==> flow/design.v <==
module router (
    input logic clk,
    input logic rst_n,
    input logic [3:0]  req_i,       
    input logic [31:0] data_n_i,
    input logic [31:0] data_s_i,
    input logic [31:0] data_e_i,
    input logic [31:0] data_w_i,
    input logic        yumi_i,     
    output logic [31:0] data_o,
    output logic        valid_o,
    output logic        busy_o
);
    logic [31:0] buffer [0:63];      
    logic [5:0]  write_ptr, read_ptr; 
    logic [6:0]  count;              
    logic write_en;
    logic read_en;
    assign write_en = (|req_i) && (count < 64);
    assign read_en  = (count > 0) && yumi_i;
    always_ff @(posedge clk or negedge rst_n) begin
        if (!rst_n) begin
            write_ptr <= 0;
            read_ptr  <= 0;
            count     <= 0;
            busy_o    <= 0;
            valid_o   <= 0;
            data_o    <= 0;
        end else begin
            if (write_en) begin
                if (req_i[0])      buffer[write_ptr] <= data_n_i;
                else if (req_i[1]) buffer[write_ptr] <= data_s_i;
                else if (req_i[2]) buffer[write_ptr] <= data_e_i;
                else if (req_i[3]) buffer[write_ptr] <= data_w_i;
                write_ptr <= write_ptr + 1;
            end
            if (read_en) begin
                data_o    <= buffer[read_ptr];
                valid_o   <= 1;
                read_ptr  <= read_ptr + 1;
            end else begin
                valid_o <= 0;
            end
            if (write_en && !read_en) begin
                count <= count + 1;           
            end 
            else if (!write_en && read_en) begin
                count <= count - 1;           
            end
            if (count >= 60) busy_o <= 1; 
            else             busy_o <= 0;
        end
    end
endmodule
; Tool chain data of router
; Module router before and after one edit of its RTL, step after step.
; "orig" refers to lines of the RTL above, "edited" to lines of the edited file.
; "delta": "edited" minus "orig" as printed here.
; Operators: Yosys type, input widths -> output width; for muxes data width and select width s.
; Not given: n/a
[setup]
top_module = router
clock = clk
lib = sky130hd
corner = tt_025C_1v80

; Edit of the RTL
; The edit as a unified diff against the file above.
; The edited RTL no longer does the same as the RTL above: the edit was made by script, with no optimisation intended.
; begin of diff
@@ -43,5 +43,5 @@
             end
             if (write_en && !read_en) begin
-                count <= count + 1;           
+                count <= count | 1;           
             end 
             else if (!write_en && read_en) begin
; end of diff

; Word level
; Source: Yosys, flattened and elaborated. Widths are those after wreduce. Registers that Yosys merges into a memory's read port (data or address) are not register bits. Print and check cells do not count.
[classes]
columns = element, orig, edited, delta
row1 = addsub, 4, 3, -1
row2 = cmp, 3, 3, 0
row3 = eq_ne, 126, 126, 0
row4 = n_mux, 517, 517, 0
row5 = bitwise, 0, 1, 1
row6 = reduce_and_logical, 75, 76, 1
[ops]
columns = operator, orig, edited, delta
row1 = $add 7x1->7 const B, 1, 0, -1
row2 = $not 1->1, 0, 1, 1
row3 = $reduce_and 2->1, 0, 1, 1
row4 = $mux 32, 512, 512, 0
row5 = $eq 6x6->1 const B, 64, 64, 0
row6 = $reduce_and 4->1, 64, 64, 0
row7 = $eq 6x5->1 const B, 32, 32, 0
row8 = $eq 6x4->1 const B, 16, 16, 0
row9 = $eq 6x3->1 const B, 8, 8, 0
row10 = $eq 6x2->1 const B, 4, 4, 0
row11 = $logic_and 1x1->1, 4, 4, 0
row12 = $add 6x1->6 const B, 2, 2, 0
row13 = $eq 6x1->1 const B, 2, 2, 0
row14 = $logic_not 1->1, 2, 2, 0
row15 = $logic_not 6->1, 2, 2, 0
row16 = $mux 1, 2, 2, 0
row17 = $mux 7, 2, 2, 0
row18 = $ge 7x6->1 const B, 1, 1, 0
row19 = $gt 7x1->1 const B, 1, 1, 0
row20 = $lt 7x7->1 const B, 1, 1, 0
row21 = $pmux 32 s64, 1, 1, 0
row22 = $reduce_bool 2->1, 1, 1, 0
row23 = $reduce_bool 4->1, 1, 1, 0
row24 = $reduce_or 4->1, 1, 1, 0
row25 = $sub 7x1->7 const B, 1, 1, 0
[bits]
columns = element, orig, edited, delta
row1 = reg_bits, 2101, 2101, 0
row2 = input_bits, 135, 135, 0
row3 = out_inout_bits, 34, 34, 0
row4 = wordCells, 795, 797, 2

; Longest topological paths
; Yosys ltp: most cells in a row. Word level: on the elaborated netlist, between registers, memories and ports. Mapped: between sequential cells and ports; inverters and the memories' decode and read muxes count.
[depth]
columns = element, orig, edited, delta
row1 = word_depth, 6, 6, 0
row2 = abc_area, 0, 0, n/a
row3 = ltp_mapped, 14, 13, -1

; Netlist
; Source: synth_stat.txt of the flow (Yosys; design flattened, memories mapped). It holds for the ABC_AREA given above (unset counts as 0); a run with the other value may have another netlist.
[types]
columns = type, orig, edited, delta
row1 = sky130_fd_sc_hd__nand3_1, 35, 1547, 1512
row2 = sky130_fd_sc_hd__a22oi_1, 802, 27, -775
row3 = sky130_fd_sc_hd__nand4_1, 167, 397, 230
row4 = sky130_fd_sc_hd__nand2_1, 191, 75, -116
row5 = sky130_fd_sc_hd__buf_1, 34, 99, 65
row6 = sky130_fd_sc_hd__a21oi_1, 95, 41, -54
row7 = sky130_fd_sc_hd__nor4_1, 33, 85, 52
row8 = sky130_fd_sc_hd__buf_2, 53, 104, 51
row9 = sky130_fd_sc_hd__clkbuf_1, 209, 248, 39
row10 = sky130_fd_sc_hd__and3b_1, 8, 42, 34
row11 = sky130_fd_sc_hd__nor2_1, 164, 136, -28
row12 = sky130_fd_sc_hd__and3_1, 57, 77, 20
row13 = sky130_fd_sc_hd__a22o_1, 47, 27, -20
row14 = sky130_fd_sc_hd__o21ai_0, 58, 77, 19
row15 = sky130_fd_sc_hd__a32o_1, 1, 19, 18
row16 = sky130_fd_sc_hd__a222oi_1, 29, 12, -17
row17 = sky130_fd_sc_hd__nor3_1, 22, 5, -17
row18 = sky130_fd_sc_hd__and2_1, 48, 33, -15
; The list need not be complete.
[synth_totals]
columns = element, orig, edited, delta
row1 = cell_count, 4481, 5569, 1088
row2 = synth_area_mm2, 0.0778697, 0.0822952, 0.0044255
row3 = sequential_area_mm2, 0.0628253, 0.0628253, 0.0000000
row4 = flip_flops, 2101, 2101, 0

; Path before layout
; OpenSTA on the mapped netlist: ideal clock, no wires. The path of least setup slack (recovery checks aside). Input and output delay are each 20% of the period. Register names are those of the netlist, which keeps one name where synthesis merged equal registers.
[synth_timing]
columns = element, orig, edited, delta
row1 = kind, in2reg, in2reg, n/a
row2 = start, in req_i[2], in req_i[2], n/a
row3 = end, reg buffer[0][3], reg buffer[0][10], n/a
row4 = tclk_ns, 5.0, 5.0, 0.0
row5 = input_delay_ns, 1.000, 1.000, 0.000
row6 = setup_ns, 0.702, 0.702, 0.000
row7 = launch_ns, 1.000, 1.000, 0.000
row8 = t_arrival_ns, 4.501, 4.501, 0.000
row9 = required_ns, 4.298, 4.298, 0.000
row10 = path_slack_ns, -0.203, -0.203, 0.000
row11 = delay_ns, 4.203, 4.203, 0.000
row12 = driving_pins, 6, 6, 0
row13 = n_path_buf, 2, 2, 0
row14 = period_less_setup_slack_ns, 5.203, 5.203, 0.000
; "delay_ns" = arrival - input delay + setup time.
; "driving_pins": output pins that drive a net of the path, with the launching flip-flop's if there is one; two outputs of one cell count as two.
; "period_less_setup_slack_ns" is the clock period less the worst setup slack; recovery checks do not enter. This is arithmetic on one report: input and output delays are still those of the set period (20% each).
; Between the ends stands the longest chain of elaborated cells between them, by number of cells; it is not shown to be the way that was timed. Of several equally long chains one is given.
; Each line given opens the expression or statement behind the cell; cells for indexed reads and writes are added by Yosys, which also makes memories of some case tables.
; At most two assigning lines are given for a register; there are more.
; orig: The path ends at the data pin of a flip-flop with enable; ways to the enable are not counted.
[synth_between_orig]
path_cell_list = sky130_fd_sc_hd__clkbuf_1 > sky130_fd_sc_hd__buf_1 > sky130_fd_sc_hd__mux2i_1 > sky130_fd_sc_hd__nor2_1 > sky130_fd_sc_hd__a21oi_1 > sky130_fd_sc_hd__o21ai_0
elab_chain_cells = 3
cells_between = 3
lines_between = 3
cone_classes = mux: 3
[synth_rtl_orig]
columns = element, line_no
row1 = from (decl), 4  ; input logic [3:0]  req_i,
row2 = $mux 32, 33  ; else if (req_i[2]) buffer[write_ptr] <= data_e_i;
row3 = $mux 32, 32  ; else if (req_i[1]) buffer[write_ptr] <= data_s_i;
row4 = $mux 32, 31  ; if (req_i[0])      buffer[write_ptr] <= data_n_i;
row5 = to (assign), 31
row6 = to (assign), 32
row7 = to (decl), 14  ; logic [31:0] buffer [0:63];
; edited: The path ends at the data pin of a flip-flop with enable; ways to the enable are not counted.
[synth_between_edited]
path_cell_list = sky130_fd_sc_hd__clkbuf_1 > sky130_fd_sc_hd__buf_1 > sky130_fd_sc_hd__mux2i_1 > sky130_fd_sc_hd__nor2_1 > sky130_fd_sc_hd__a21oi_1 > sky130_fd_sc_hd__o21ai_0
elab_chain_cells = 3
cells_between = 3
lines_between = 3
cone_classes = mux: 3
[synth_rtl_edited]
columns = element, line_no
row1 = from (decl), 4  ; input logic [3:0]  req_i,
row2 = $mux 32, 33  ; else if (req_i[2]) buffer[write_ptr] <= data_e_i;
row3 = $mux 32, 32  ; else if (req_i[1]) buffer[write_ptr] <= data_s_i;
row4 = $mux 32, 31  ; if (req_i[0])      buffer[write_ptr] <= data_n_i;
row5 = to (assign), 31
row6 = to (assign), 32
row7 = to (decl), 14  ; logic [31:0] buffer [0:63];

; Timing after layout
; Path of least setup slack in the final report of the runs of pair A (OpenROAD, finished layout, wires in). Where an end is a register, its clock arrival counts in the times.
[layout_timing]
columns = element, orig, edited, delta
row1 = kind, reg2reg, reg2reg, n/a
row2 = start, reg read_ptr[2], reg read_ptr[2], n/a
row3 = end, reg data_o[4], reg data_o[26], n/a
row4 = tclk_ns, 5.0, 5.0, 0.0
row5 = setup_ns, 0.15, 0.08, -0.07
row6 = launch_ns, 0.84, 0.90, 0.06
row7 = t_arrival_ns, 5.12, 4.63, -0.49
row8 = required_ns, 5.69, 5.76, 0.07
row9 = path_slack_ns, 0.56, 1.13, 0.57
row10 = driving_pins, 10, 8, -2
row11 = n_path_buf, 2, 1, -1
; Between the ends stands the longest chain of elaborated cells between them, by number of cells; it is not shown to be the way that was timed. Of several equally long chains one is given.
[layout_between_orig]
path_cell_list = sky130_fd_sc_hd__dfrtp_1 > sky130_fd_sc_hd__buf_4 > sky130_fd_sc_hd__mux2_2 > sky130_fd_sc_hd__nor3b_1 > sky130_fd_sc_hd__o221ai_1 > sky130_fd_sc_hd__a2111oi_0 > sky130_fd_sc_hd__nand3_2 > sky130_fd_sc_hd__nand2_1 > sky130_fd_sc_hd__buf_4 > sky130_fd_sc_hd__o221ai_1
elab_chain_cells = 2
cells_between = 65
lines_between = 1
cone_classes = eq/ne: 63; mux: 1; reduce/logical: 1
[layout_rtl_orig]
columns = element, line_no
row1 = from (decl), 15  ; logic [5:0]  write_ptr, read_ptr;
row2 = from (assign), 24  ; read_ptr  <= 0;
row3 = from (assign), 40  ; read_ptr  <= read_ptr + 1;
row4 = $eq 6x6->1, 38  ; data_o    <= buffer[read_ptr];
row5 = $pmux 32 s64, 38
row6 = to (assign), 28  ; data_o    <= 0;
row7 = to (assign), 38
row8 = to (decl), 10  ; output logic [31:0] data_o,
[layout_between_edited]
path_cell_list = sky130_fd_sc_hd__dfrtp_2 > sky130_fd_sc_hd__buf_4 > sky130_fd_sc_hd__and3_4 > sky130_fd_sc_hd__and2_1 > sky130_fd_sc_hd__a22oi_1 > sky130_fd_sc_hd__nand4_1 > sky130_fd_sc_hd__nor4_2 > sky130_fd_sc_hd__o21ai_1
elab_chain_cells = 2
cells_between = 65
lines_between = 1
cone_classes = eq/ne: 63; mux: 1; reduce/logical: 1
[layout_rtl_edited]
columns = element, line_no
row1 = from (decl), 15  ; logic [5:0]  write_ptr, read_ptr;
row2 = from (assign), 24  ; read_ptr  <= 0;
row3 = from (assign), 40  ; read_ptr  <= read_ptr + 1;
row4 = $eq 6x6->1, 38  ; data_o    <= buffer[read_ptr];
row5 = $pmux 32 s64, 38
row6 = to (assign), 28  ; data_o    <= 0;
row7 = to (assign), 38
row8 = to (decl), 10  ; output logic [31:0] data_o,

; Flow runs
; Runs of the flow (Yosys, OpenROAD) on both versions; the two runs of a pair have the same settings. The constraints put input and output delay at 20% of the set period each and load the outputs with 0.01 pF.
[settings_pair_A]
CORE_UTILIZATION = 50
PLACE_DENSITY = 0.6
period_ns = 5.0
CAP_MARGIN = 20
CORE_MARGIN = 2
SLEW_MARGIN = 20
[measured_pair_A]
columns = element, orig, edited, delta
row1 = yosys_chip_area_mm2, 0.0778697, 0.0822952, 0.0044255
row2 = design_die_area_mm2, 0.158914, 0.16785, 0.008936
row3 = final_cell_area_mm2, 0.0906344, 0.0949411, 0.0043067
row4 = fin_ws_ns, 0.563, 1.128, 0.565
row5 = fin_tns_ns, 0.000, 0.000, 0.000
row6 = total_power_uw, 43551, 50319, 6768
row7 = timing.achieved_period_ns, 4.437, 3.872, -0.565
[settings_pair_B]
ABC_AREA = 0
CAP_MARGIN = 5
CELL_PAD_IN_SITES_GLOBAL_PLACEMENT = 2
CORE_UTILIZATION = 34
CTS_CLUSTER_DIAMETER = 266
CTS_CLUSTER_SIZE = 11
PLACE_DENSITY = 0.84
TNS_END_PERCENT = 60
period_ns = 5.51
CORE_MARGIN = 2
SLEW_MARGIN = 20
[measured_pair_B]
columns = element, orig, edited, delta
row1 = yosys_chip_area_mm2, 0.0778697, 0.0822952, 0.0044255
row2 = design_die_area_mm2, 0.232874, 0.245996, 0.013122
row3 = final_cell_area_mm2, 0.0911712, 0.095643, 0.0044718
row4 = fin_ws_ns, 0.734, 1.180, 0.446
row5 = fin_tns_ns, 0.000, 0.000, 0.000
row6 = total_power_uw, 39294, 45140, 5846
row7 = timing.achieved_period_ns, 4.776, 4.330, -0.446
; "timing.achieved_period_ns": clock period set for the run, less the worst setup slack. It is reckoned from that one timing run; input and output delays stay at 20% of the period that was set.
; "total_power_uw": no workload was simulated; the value follows from the tool's default switching activity.
